==> flow/design.v <==
module signed_mult_1_17 (out, a, b);
	output 	signed  [17:0]	out;
	input 	signed	[17:0] 	a;
	input 	signed	[17:0] 	b;
	wire 	signed	[35:0]	mult_out;
	assign mult_out = a * b;
	assign out = {mult_out[35], mult_out[33:17]};
endmodule
module OneNode(output signed [17:0] u_2_mid,    
	       input clock,		        
	       input reset,		        
	       input signed [17:0] u_hit_mid,   
	       input signed [17:0] u_1_right,   
	       input signed [17:0] u_1_left,     
	       input signed [17:0] u_1_up,      
	       input signed [17:0] u_1_down    
);  
    reg signed [17:0] u_0_mid_temp;		 
    reg signed [17:0] u_1_mid_temp, u_1_right_temp, u_1_left_temp, u_1_up_temp, u_1_down_temp; 
    wire signed [17:0] temp1,temp2, temp3, temp4;
    parameter [17:0] rho = (1<<17)/20; 
    parameter [17:0] eta = (999<<17)/1000;
    always @ (posedge clock) 
    begin
	if (reset == 0)
	begin
	    u_1_mid_temp = u_hit_mid; 
	    u_0_mid_temp = u_1_mid_temp; 
	    u_1_right_temp = 0; 
	    u_1_left_temp = 0;
	    u_1_up_temp = 0;
	    u_1_down_temp = 0;
   	end
        else
	begin
	    u_0_mid_temp = u_1_mid_temp;  
            u_1_mid_temp = u_2_mid;	   
	    u_1_right_temp = u_1_right;   
	    u_1_left_temp = u_1_left;	   
	    u_1_up_temp = u_1_up;         
	    u_1_down_temp = u_1_down;     
	end
    end
    assign  temp1 = u_1_up_temp + u_1_down_temp + u_1_right_temp + u_1_left_temp - (u_1_mid_temp<<<2);
    signed_mult_1_17 mult_1(.out(temp2),
			    .a(temp1),
                            .b(rho)); 
    assign  temp4 = temp2 + (u_1_mid_temp<<<1) - temp3;
    signed_mult_1_17 mult_2(.out(temp3),
			    .a(u_0_mid_temp),
                            .b(eta)); 
    signed_mult_1_17 mult_3(.out(u_2_mid),
			    .a(temp4),
                            .b(eta)); 
endmodule
module multNodes
#(parameter SIZE = 10)
(output signed [SIZE*SIZE*18-1:0] u_2_mid,    
 input clock,
 input reset,		        
 input signed [SIZE*SIZE*18-1:0] u_hit_mid,   
 input signed [SIZE*SIZE*18-1:0] u_1_right,   
 input signed [SIZE*SIZE*18-1:0] u_1_left,     
 input signed [SIZE*SIZE*18-1:0] u_1_up,      
 input signed [SIZE*SIZE*18-1:0] u_1_down     
);
    genvar i,j,k;
    generate
	for (k = 1; k < SIZE-1; k = k + 1) begin: side
		OneNode nodeUp(.u_2_mid(u_2_mid[(((0)*SIZE+(k))*18) +: 18]),
			       .clock(clock),
		               .reset(reset),
	                       .u_hit_mid(u_hit_mid[(((0)*SIZE+(k))*18) +: 18]),
	                       .u_1_right(u_1_right[(((0)*SIZE+(k+1))*18) +: 18]),
	                       .u_1_left(u_1_left[(((0)*SIZE+(k-1))*18) +: 18]),
	                       .u_1_up(18'sd0),
	       	               .u_1_down(u_1_down[(((1)*SIZE+(k))*18) +: 18]));
		OneNode nodeDown(.u_2_mid(u_2_mid[(((SIZE-1)*SIZE+(k))*18) +: 18]),
			         .clock(clock),
		                 .reset(reset),
	                         .u_hit_mid(u_hit_mid[(((SIZE-1)*SIZE+(k))*18) +: 18]),
	                         .u_1_right(u_1_right[(((SIZE-1)*SIZE+(k+1))*18) +: 18]),
	                         .u_1_left(u_1_left[(((SIZE-1)*SIZE+(k-1))*18) +: 18]),
	                         .u_1_up(u_1_up[(((SIZE-2)*SIZE+(k))*18) +: 18]),
	       	                 .u_1_down(18'sd0));
		OneNode nodeLeft(.u_2_mid(u_2_mid[(((k)*SIZE+(0))*18) +: 18]),
			         .clock(clock),
		                 .reset(reset),
	                         .u_hit_mid(u_hit_mid[(((k)*SIZE+(0))*18) +: 18]),
	                         .u_1_right(u_1_right[(((k)*SIZE+(1))*18) +: 18]),
	                         .u_1_left(18'sd0),
	                         .u_1_up(u_1_up[(((k-1)*SIZE+(0))*18) +: 18]),
	       	                 .u_1_down(u_1_down[(((k+1)*SIZE+(0))*18) +: 18]));
		OneNode nodeRight(.u_2_mid(u_2_mid[(((k)*SIZE+(SIZE-1))*18) +: 18]),
			         .clock(clock),
		                 .reset(reset),
	                         .u_hit_mid(u_hit_mid[(((k)*SIZE+(SIZE-1))*18) +: 18]),
	                         .u_1_right(18'sd0),
	                         .u_1_left(u_1_left[(((k)*SIZE+(SIZE-2))*18) +: 18]),
	                         .u_1_up(u_1_up[(((k+1)*SIZE+(SIZE-1))*18) +: 18]),
	       	                 .u_1_down(u_1_down[(((k-1)*SIZE+(SIZE-1))*18) +: 18]));
	end
    endgenerate
    generate
	for (k = 0; k < SIZE; k = k + 10) begin: corner
		OneNode UpLeftCorner(.u_2_mid(u_2_mid[(((0)*SIZE+(k))*18) +: 18]),
			             .clock(clock),
		                     .reset(reset),
	                             .u_hit_mid(u_hit_mid[(((0)*SIZE+(k))*18) +: 18]),
	                             .u_1_right(u_1_right[(((0)*SIZE+(k+1))*18) +: 18]),
	                             .u_1_left(18'sd0),
	                             .u_1_up(18'sd0),
	       	                     .u_1_down(u_1_down[(((1)*SIZE+(k))*18) +: 18]));
		OneNode UpRightCorner(.u_2_mid(u_2_mid[(((k)*SIZE+(SIZE-1))*18) +: 18]),
			             .clock(clock),
		                     .reset(reset),
	                             .u_hit_mid(u_hit_mid[(((k)*SIZE+(SIZE-1))*18) +: 18]),
	                             .u_1_right(18'sd0),
	                             .u_1_left(u_1_left[(((k)*SIZE+(SIZE-2))*18) +: 18]),
	                             .u_1_up(18'sd0),
	       	                     .u_1_down(u_1_down[(((k+1)*SIZE+(SIZE-1))*18) +: 18]));
		OneNode DownLeftCorner(.u_2_mid(u_2_mid[(((SIZE-1)*SIZE+(k))*18) +: 18]),
			               .clock(clock),
		                       .reset(reset),
	                               .u_hit_mid(u_hit_mid[(((SIZE-1)*SIZE+(k))*18) +: 18]),
	                               .u_1_right(u_1_right[(((SIZE-1)*SIZE+(k+1))*18) +: 18]),
	                               .u_1_left(18'sd0),
	                               .u_1_up(u_1_up[(((SIZE-2)*SIZE+(k))*18) +: 18]),
	       	                      .u_1_down(18'sd0));
		OneNode DownRightCorner(.u_2_mid(u_2_mid[(((SIZE-1)*SIZE+(SIZE-1))*18) +: 18]),
			                .clock(clock),
		                        .reset(reset),
	                                .u_hit_mid(u_hit_mid[(((SIZE-1)*SIZE+(SIZE-1))*18) +: 18]),
	                                .u_1_right(18'sd0),
	                                .u_1_left(u_1_left[(((SIZE-1)*SIZE+(SIZE-2))*18) +: 18]),
	                                .u_1_up(u_1_up[(((SIZE-2)*SIZE+(SIZE-1))*18) +: 18]),
	       	                        .u_1_down(18'sd0));
	end
    endgenerate
    generate
	for (i = 1; i < SIZE-1; i = i + 1) begin: row
	    for (j = 1; j < SIZE-1; j = j + 1) begin: col
		OneNode node(.u_2_mid(u_2_mid[(((i)*SIZE+(j))*18) +: 18]),
			     .clock(clock),
		             .reset(reset),
	                     .u_hit_mid(u_hit_mid[(((i)*SIZE+(j))*18) +: 18]),
	                     .u_1_right(u_1_right[(((i)*SIZE+(j+1))*18) +: 18]),
	                     .u_1_left(u_1_left[(((i)*SIZE+(j-1))*18) +: 18]),
	                     .u_1_up(u_1_up[(((i-1)*SIZE+(j))*18) +: 18]),
	       	             .u_1_down(u_1_down[(((i+1)*SIZE+(j))*18) +: 18]));
	    end
	end
    endgenerate
endmodule
module drum_grid
(input clock,
 input reset,                      
 input  [3*3*18-1:0] u_hit,        
 output [3*3*18-1:0] u_out         
);
    localparam SIZE = 3;
    wire signed [SIZE*SIZE*18-1:0] u_2_mid;
    multNodes #(.SIZE(SIZE)) grid(.u_2_mid(u_2_mid),
		  .clock(clock),
 	          .reset(reset),
 	          .u_hit_mid(u_hit),
 	          .u_1_right(u_2_mid),
 	          .u_1_left(u_2_mid),
 	          .u_1_up(u_2_mid),
 	          .u_1_down(u_2_mid));
    assign u_out = u_2_mid;
endmodule
# Step by step through the tools: drum_grid
# Module drum_grid before and after one edit of its RTL, step after step.
# "before" refers to lines of the RTL above, "after" to lines of the edited file.
# "delta": "after" minus "before" as printed here. "rel_change_pct": 100 x difference / "before".
# Not given: -
# setup
design	drum_grid
clock	clock
cell_library	sky130hd
corner	tt_025C_1v80

# Diff
# The edit as a unified diff against the file above.
# The edit is scripted: it alters the design's behaviour and was not made to optimise anything.
# begin of diff
@@ -169,4 +169,6 @@
  	          .u_1_up(u_2_mid),
  	          .u_1_down(u_2_mid));
-    assign u_out = u_2_mid;
+    reg [3*3*18-1:0] u_out_dly;
+    always @(posedge clock) u_out_dly <= u_2_mid;
+    assign u_out = u_out_dly;
 endmodule
# end of diff

# Word level
# Source: Yosys, flattened and elaborated, memories not mapped. Widths are those after wreduce; folded enables and synchronous resets count as part of the registers. Registers that Yosys merges into a memory's read port (data or address) are not register bits. Print and check cells do not count. Equal cells are merged and count once.
# bits
element	before	after	delta	rel_change_pct
input_bits	164	164	0	0.00
word_cells	114	115	1	0.88
romBits	0	0	0	-
clocked_rd_ports_x_width	0	0	0	-
latch_bits	0	0	0	-
n_memories	0	0	0	-
output_inout_bits	162	162	0	0.00
reg_bits	486	648	162	33.33
ramBits	0	0	0	-
# classes
element	before	after	delta	rel_change_pct
n_cmp	0	0	0	-
add_sub_neg	42	42	0	0.00
div	0	0	0	-
n_shift	0	0	0	-
n_reduce_logical	0	0	0	-
bitwise	0	0	0	-
eq_ne	0	0	0	-
n_mux	18	18	0	0.00
n_mul	27	27	0	0.00
# Operator kinds equal on both sides are left out: 6.

# Depth
# Longest topological path by Yosys (ltp), each cell counted once; first at word level (registers and memories cut), then after technology mapping (sequential cells cut; the memories' decode and read muxes count).
# logic_depth
element	before	after	delta	rel_change_pct
depth_word	9	9	0	0.00
abc_area	0	0	-	-
ltp_mapped	73	71	-2	-2.74
ltp_nobuf	72	71	-1	-1.39

# Synthesis result
# The flow's flattened synthesis, as Yosys stat reports it; memories are mapped. The netlist is that of the ABC_AREA named above (0 if unset); the other value can give another one.
# synth_totals
element	before	after	delta	rel_change_pct
yosys_area_um2	194572.9	197481.9	2909.0	1.50
cell_count	19654	19736	82	0.42
buffers	151	140	-11	-7.28
seq_area_um2	9729.3	12972.4	3243.1	33.33
ff_cells	486	648	162	33.33
# by_type
type	before	after	delta	rel_change_pct
sky130_fd_sc_hd__dfxtp_1	486	648	162	33.33
sky130_fd_sc_hd__a21o_1	352	317	-35	-9.94
sky130_fd_sc_hd__nor2_1	541	510	-31	-5.73
sky130_fd_sc_hd__o21a_1	163	134	-29	-17.79
sky130_fd_sc_hd__nand2_1	406	433	27	6.65
sky130_fd_sc_hd__nand3_1	143	121	-22	-15.38
sky130_fd_sc_hd__o21ai_0	345	326	-19	-5.51
sky130_fd_sc_hd__mux2_2	130	114	-16	-12.31
sky130_fd_sc_hd__and3_1	64	49	-15	-23.44
sky130_fd_sc_hd__nor2b_1	104	118	14	13.46
sky130_fd_sc_hd__nand2b_1	126	138	12	9.52
sky130_fd_sc_hd__and4_1	17	29	12	70.59
sky130_fd_sc_hd__inv_1	6226	6237	11	0.18
sky130_fd_sc_hd__xor2_1	312	323	11	3.53
sky130_fd_sc_hd__a31oi_1	59	70	11	18.64
sky130_fd_sc_hd__xnor2_1	731	741	10	1.37
sky130_fd_sc_hd__o21bai_1	68	58	-10	-14.71
sky130_fd_sc_hd__a211oi_1	61	51	-10	-16.39
# Cell types equal on both sides are left out: 22.
# Not every row of either side is listed.
# The figures by module come from a second, unflattened synthesis with its own total; it is not the netlist above.
# hier_totals
element	before	after	delta	rel_change_pct
hier_cells	39817	41275	1458	3.66
area_unflattened_um2	371306.1	382488.1	11182.0	3.01
# Rows give one instance, submodules left out.
# by_module_before
mod	instances	mod_seq_area_um2	mod_area_um2	cells
signed_mult_1_17	27	0.0	11559.8	1233
OneNode	9	2162.1	6576.3	725
multNodes #(SIZE=3)	1	0.0	3.8	1
drum_grid	1	0.0	0.0	0
# by_module_after
mod	instances	mod_seq_area_um2	mod_area_um2	cells
signed_mult_1_17	27	0.0	11853.9	1281
OneNode	9	2162.1	6576.3	725
drum_grid	1	3243.1	3243.1	162
multNodes #(SIZE=3)	1	0.0	3.8	1

# Worst setup path after synthesis
# Source: OpenSTA report_checks on the synthesized netlist (no wires, ideal clock, input and output delay 20% of the period each), path of least setup slack; recovery checks are left aside. Register names are those of the netlist, which keeps one name where synthesis merged equal registers.
# synth_timing
element	before	after	delta	rel_change_pct
path_type	register to output	register to register	-	-
start	register grid.side[1].nodeLeft.u_1_mid_temp[0]	register grid.side[1].nodeDown.u_1_mid_temp[0]	-	-
end	output port u_out[70]	register grid.side[1].nodeDown.u_1_mid_temp[17]	-	-
delay_ps	16763	17181	418	2.49
path_slack_ps	3237	7819	4582	-
path_buffers	1	1	0	0.00
driving_pins	64	67	3	4.69
clock_period_ps	25000	25000	0	0.00
output_delay_ps	5000	-	-	-
t_required_ps	20000	24879	4879	24.40
launch_ps	0	0	0	-
arrival_time_ps	16763	17060	297	1.77
setup_time_ps	-	121	-	-
period_less_setup_slack_ps	21763	17181	-4582	-21.05
# "delay_ps" is the arrival time less input delay plus setup time.
# A path that ends at an output port has no setup time.
# "driving_pins": output pins that drive a net of the path, with the launching flip-flop's if there is one; two outputs of one cell count as two.
# "period_less_setup_slack_ps" is the clock period less the worst setup slack; recovery checks do not enter. This is arithmetic on one report: input and output delays are still those of the set period (20% each).
# Between the ends stands the longest chain of elaborated cells between them, by number of cells; it is not shown to be the way that was timed. Of several equally long chains one is given.
# Each line given opens the expression or statement behind the cell; cells for indexed reads and writes are added by Yosys, which also makes memories of some case tables.
# synth_via_before
cell_sequence	sky130_fd_sc_hd__dfxtp_1 -> sky130_fd_sc_hd__inv_1 -> sky130_fd_sc_hd__fa_1 -> sky130_fd_sc_hd__inv_1 -> sky130_fd_sc_hd__fa_1 -> sky130_fd_sc_hd__inv_1 -> sky130_fd_sc_hd__fa_1 -> sky130_fd_sc_hd__a21o_1 -> sky130_fd_sc_hd__a21oi_1 -> sky130_fd_sc_hd__o21bai_1 -> sky130_fd_sc_hd__a2111oi_0 -> sky130_fd_sc_hd__o21ai_0 -> sky130_fd_sc_hd__nand3_1 -> sky130_fd_sc_hd__nor4_1 -> sky130_fd_sc_hd__nor3_2 -> sky130_fd_sc_hd__clkbuf_1 -> sky130_fd_sc_hd__fa_1 -> sky130_fd_sc_hd__ha_1 -> [... 28 more ...] -> sky130_fd_sc_hd__inv_1 -> sky130_fd_sc_hd__fa_1 -> sky130_fd_sc_hd__fa_1 -> sky130_fd_sc_hd__inv_1 -> sky130_fd_sc_hd__fa_1 -> sky130_fd_sc_hd__inv_1 -> sky130_fd_sc_hd__fa_1 -> sky130_fd_sc_hd__ha_1 -> sky130_fd_sc_hd__and4_1 -> sky130_fd_sc_hd__a21oi_1 -> sky130_fd_sc_hd__nand2_1 -> sky130_fd_sc_hd__a21oi_1 -> sky130_fd_sc_hd__o21a_1 -> sky130_fd_sc_hd__o21ai_0 -> sky130_fd_sc_hd__a21oi_1 -> sky130_fd_sc_hd__o21bai_1 -> sky130_fd_sc_hd__a21oi_1 -> sky130_fd_sc_hd__xnor2_1
elab_chain_len	5
cone_cells	5
lines_between	3
classes_between	3 x add/sub; 2 x mul
# synth_rtl_before
element	line	rtl
from (decl)	19	reg signed [17:0] u_1_mid_temp, u_1_right_temp, u_1_left_temp, u_1_up_temp, u_1_down_temp;
from (assign)	27	u_1_mid_temp = u_hit_mid;
from (assign)	37	u_1_mid_temp = u_2_mid;
subtractor 18 bit	44	assign  temp1 = u_1_up_temp + u_1_down_temp + u_1_right_temp + u_1_left_temp - (u_1_mid_temp<<<2);
multiplier 18 x 14 -> 32 bit	6	assign mult_out = a * b;
adder 15 x 18 -> 18 bit	48	assign  temp4 = temp2 + (u_1_mid_temp<<<1) - temp3;
subtractor 18 bit	48
multiplier 18 x 16 -> 34 bit	6
to (decl)	159	output [3*3*18-1:0] u_out
# synth_via_after
cell_sequence	sky130_fd_sc_hd__dfxtp_1 -> sky130_fd_sc_hd__inv_1 -> sky130_fd_sc_hd__fa_1 -> sky130_fd_sc_hd__inv_1 -> sky130_fd_sc_hd__fa_1 -> sky130_fd_sc_hd__inv_1 -> sky130_fd_sc_hd__fa_1 -> sky130_fd_sc_hd__a21o_1 -> sky130_fd_sc_hd__a211o_1 -> sky130_fd_sc_hd__a21oi_1 -> sky130_fd_sc_hd__o2bb2ai_1 -> sky130_fd_sc_hd__o211a_1 -> sky130_fd_sc_hd__o31ai_1 -> sky130_fd_sc_hd__a21oi_1 -> sky130_fd_sc_hd__xor2_1 -> sky130_fd_sc_hd__clkbuf_1 -> sky130_fd_sc_hd__fa_1 -> sky130_fd_sc_hd__ha_1 -> [... 31 more ...] -> sky130_fd_sc_hd__fa_1 -> sky130_fd_sc_hd__fa_1 -> sky130_fd_sc_hd__inv_1 -> sky130_fd_sc_hd__fa_1 -> sky130_fd_sc_hd__inv_1 -> sky130_fd_sc_hd__fa_1 -> sky130_fd_sc_hd__ha_1 -> sky130_fd_sc_hd__and4_1 -> sky130_fd_sc_hd__a21oi_1 -> sky130_fd_sc_hd__nand2_1 -> sky130_fd_sc_hd__a31oi_1 -> sky130_fd_sc_hd__a21oi_1 -> sky130_fd_sc_hd__a311o_1 -> sky130_fd_sc_hd__a31oi_1 -> sky130_fd_sc_hd__o21ai_0 -> sky130_fd_sc_hd__xnor2_1 -> sky130_fd_sc_hd__xnor2_1 -> sky130_fd_sc_hd__mux2_2
elab_chain_len	6
cone_cells	6
lines_between	4
classes_between	3 x add/sub; 2 x mul; 1 x mux
# synth_rtl_after
element	line	rtl
from (decl)	19	reg signed [17:0] u_1_mid_temp, u_1_right_temp, u_1_left_temp, u_1_up_temp, u_1_down_temp;
from (assign)	27	u_1_mid_temp = u_hit_mid;
from (assign)	37	u_1_mid_temp = u_2_mid;
subtractor 18 bit	44	assign  temp1 = u_1_up_temp + u_1_down_temp + u_1_right_temp + u_1_left_temp - (u_1_mid_temp<<<2);
multiplier 18 x 14 -> 32 bit	6	assign mult_out = a * b;
adder 15 x 18 -> 18 bit	48	assign  temp4 = temp2 + (u_1_mid_temp<<<1) - temp3;
subtractor 18 bit	48
multiplier 18 x 16 -> 34 bit	6
2-to-1 mux 18 bit	25	if (reset == 0)
to (assign)	27
to (assign)	37
to (decl)	19
# Nets of the timed path that keep an RTL name, with a line that drives or declares them; the list need not be complete.
# synth_nets_after
net	line
grid.corner[0].DownLeftCorner.u_1_right[17]	6

# Worst path after layout
# Path of least setup slack in the final report of each run of set A (OpenROAD, finished layout, wires in). Where an end is a register, its clock arrival counts in the times.
# The path's times are printed in steps of 10 ps; the period is the one set.
# layout_timing
element	before	after	delta	rel_change_pct
path_type	register to output	register to register	-	-
start	register grid.side[1].nodeUp.u_1_mid_temp[0]	register (name not given)	-	-
end	output port u_out[28]	register grid.corner[0].UpRightCorner.u_1_mid_temp[17]	-	-
setup_time_ps	-	110	-	-
arrival_time_ps	19070	19900	830	4.35
clock_period_ps	25000	25000	0	0.00
launch_ps	760	860	100	13.16
path_buffers	3	0	-3	-100.00
driving_pins	70	64	-6	-8.57
path_slack_ps	930	5820	4890	-
output_delay_ps	5000	-	-	-
t_required_ps	20000	25730	5730	28.65
# Between the ends stands the longest chain of elaborated cells between them, by number of cells; it is not shown to be the way that was timed. Of several equally long chains one is given.
# layout_via_before
cell_sequence	sky130_fd_sc_hd__dfxtp_1 -> sky130_fd_sc_hd__inv_1 -> sky130_fd_sc_hd__fa_1 -> sky130_fd_sc_hd__inv_1 -> sky130_fd_sc_hd__fa_1 -> sky130_fd_sc_hd__inv_1 -> sky130_fd_sc_hd__fa_1 -> sky130_fd_sc_hd__a21o_1 -> sky130_fd_sc_hd__a21oi_1 -> sky130_fd_sc_hd__nor2b_1 -> sky130_fd_sc_hd__o41ai_4 -> sky130_fd_sc_hd__buf_4 -> sky130_fd_sc_hd__inv_1 -> sky130_fd_sc_hd__a21oi_1 -> sky130_fd_sc_hd__xor2_1 -> sky130_fd_sc_hd__inv_1 -> sky130_fd_sc_hd__ha_1 -> sky130_fd_sc_hd__ha_1 -> [... 34 more ...] -> sky130_fd_sc_hd__fa_1 -> sky130_fd_sc_hd__inv_1 -> sky130_fd_sc_hd__fa_1 -> sky130_fd_sc_hd__fa_1 -> sky130_fd_sc_hd__fa_1 -> sky130_fd_sc_hd__inv_1 -> sky130_fd_sc_hd__fa_1 -> sky130_fd_sc_hd__ha_1 -> sky130_fd_sc_hd__a21o_1 -> sky130_fd_sc_hd__a21o_1 -> sky130_fd_sc_hd__a21oi_1 -> sky130_fd_sc_hd__a21boi_0 -> sky130_fd_sc_hd__o21a_1 -> sky130_fd_sc_hd__o21a_1 -> sky130_fd_sc_hd__o21a_1 -> sky130_fd_sc_hd__nor2_1 -> sky130_fd_sc_hd__xnor2_1 -> sky130_fd_sc_hd__clkdlybuf4s50_1
elab_chain_len	5
cone_cells	5
lines_between	3
classes_between	3 x add/sub; 2 x mul
# layout_rtl_before
element	line	rtl
from (decl)	19	reg signed [17:0] u_1_mid_temp, u_1_right_temp, u_1_left_temp, u_1_up_temp, u_1_down_temp;
from (assign)	27	u_1_mid_temp = u_hit_mid;
from (assign)	37	u_1_mid_temp = u_2_mid;
subtractor 18 bit	44	assign  temp1 = u_1_up_temp + u_1_down_temp + u_1_right_temp + u_1_left_temp - (u_1_mid_temp<<<2);
multiplier 18 x 14 -> 32 bit	6	assign mult_out = a * b;
adder 15 x 18 -> 18 bit	48	assign  temp4 = temp2 + (u_1_mid_temp<<<1) - temp3;
subtractor 18 bit	48
multiplier 18 x 16 -> 34 bit	6
to (decl)	159	output [3*3*18-1:0] u_out
# layout_via_after
cell_sequence	sky130_fd_sc_hd__dfxtp_1 -> sky130_fd_sc_hd__inv_1 -> sky130_fd_sc_hd__fa_1 -> sky130_fd_sc_hd__inv_1 -> sky130_fd_sc_hd__ha_1 -> sky130_fd_sc_hd__a2111oi_0 -> sky130_fd_sc_hd__nor4_1 -> sky130_fd_sc_hd__nor2_1 -> sky130_fd_sc_hd__a211oi_1 -> sky130_fd_sc_hd__nor3_1 -> sky130_fd_sc_hd__xnor2_1 -> sky130_fd_sc_hd__ha_1 -> sky130_fd_sc_hd__ha_1 -> sky130_fd_sc_hd__ha_1 -> sky130_fd_sc_hd__inv_1 -> sky130_fd_sc_hd__fa_1 -> sky130_fd_sc_hd__inv_1 -> sky130_fd_sc_hd__fa_1 -> [... 28 more ...] -> sky130_fd_sc_hd__fa_1 -> sky130_fd_sc_hd__fa_1 -> sky130_fd_sc_hd__inv_1 -> sky130_fd_sc_hd__fa_1 -> sky130_fd_sc_hd__fa_1 -> sky130_fd_sc_hd__ha_1 -> sky130_fd_sc_hd__a21o_1 -> sky130_fd_sc_hd__a21o_1 -> sky130_fd_sc_hd__a21o_1 -> sky130_fd_sc_hd__a221oi_1 -> sky130_fd_sc_hd__o21ai_0 -> sky130_fd_sc_hd__a211oi_1 -> sky130_fd_sc_hd__nor2b_1 -> sky130_fd_sc_hd__o2111a_1 -> sky130_fd_sc_hd__nor4_1 -> sky130_fd_sc_hd__a311oi_1 -> sky130_fd_sc_hd__xnor2_2 -> sky130_fd_sc_hd__mux2_2
elab_chain_len	7
cone_cells	7
lines_between	4
classes_between	4 x add/sub; 2 x mul; 1 x mux
# layout_rtl_after
element	line	rtl
adder 18 bit	44	assign  temp1 = u_1_up_temp + u_1_down_temp + u_1_right_temp + u_1_left_temp - (u_1_mid_temp<<<2);
subtractor 18 bit	44
multiplier 18 x 14 -> 32 bit	6	assign mult_out = a * b;
adder 15 x 18 -> 18 bit	48	assign  temp4 = temp2 + (u_1_mid_temp<<<1) - temp3;
subtractor 18 bit	48
multiplier 18 x 16 -> 34 bit	6
2-to-1 mux 18 bit	25	if (reset == 0)
to (assign)	27	u_1_mid_temp = u_hit_mid;
to (assign)	37	u_1_mid_temp = u_2_mid;
to (decl)	19	reg signed [17:0] u_1_mid_temp, u_1_right_temp, u_1_left_temp, u_1_up_temp, u_1_down_temp;
# Nets of the timed path that keep an RTL name, with a line that drives or declares them; the list need not be complete.
# layout_nets_after
net	line
grid.corner[0].UpRightCorner.mult_3.mult_out[35]	6

# Layout results
# Runs of the flow (Yosys, OpenROAD) on both versions; the two runs of a pair have the same settings. The constraints put input and output delay at 20% of the set period each and load the outputs with 0.01 pF.
# flow_settings_set_A
CORE_UTILIZATION	40
period_ns	25.0
CAP_MARGIN	20
CORE_MARGIN	2
SLEW_MARGIN	20
# results_set_A
element	before	after	delta	rel_change_pct
setup_ws_ps	932	5824	4892	-
die_area_um2	492025.0	499340.0	7315.0	1.49
worst_hold_slack_ps	434	429	-5	-
synthesis_area_um2	194572.9	197481.9	2909.0	1.50
cell_area_final_um2	209906.0	212902.0	2996.0	1.43
period_less_ws_ps	24068	19176	-4892	-20.33
# flow_settings_set_B
CELL_PAD_IN_SITES_GLOBAL_PLACEMENT	2
CORE_ASPECT_RATIO	1.4
CORE_UTILIZATION	39
CTS_CLUSTER_SIZE	58
MAX_ROUTING_LAYER	met5
MIN_ROUTING_LAYER	met1
PLACE_DENSITY	0.46
period_ns	20.8
CAP_MARGIN	20
CORE_MARGIN	2
SLEW_MARGIN	20
# results_set_B
element	before	after	delta	rel_change_pct
setup_ws_ps	-360	1725	2085	-
die_area_um2	504653.0	512151.0	7498.0	1.49
worst_hold_slack_ps	436	443	7	-
synthesis_area_um2	194572.9	197481.9	2909.0	1.50
cell_area_final_um2	236604.0	213647.0	-22957.0	-9.70
period_less_ws_ps	21160	19075	-2085	-9.85
# "period_less_ws_ps" means the clock period less the worst setup slack. The figure is calculated, with input and output delays left at 20% of the set period.
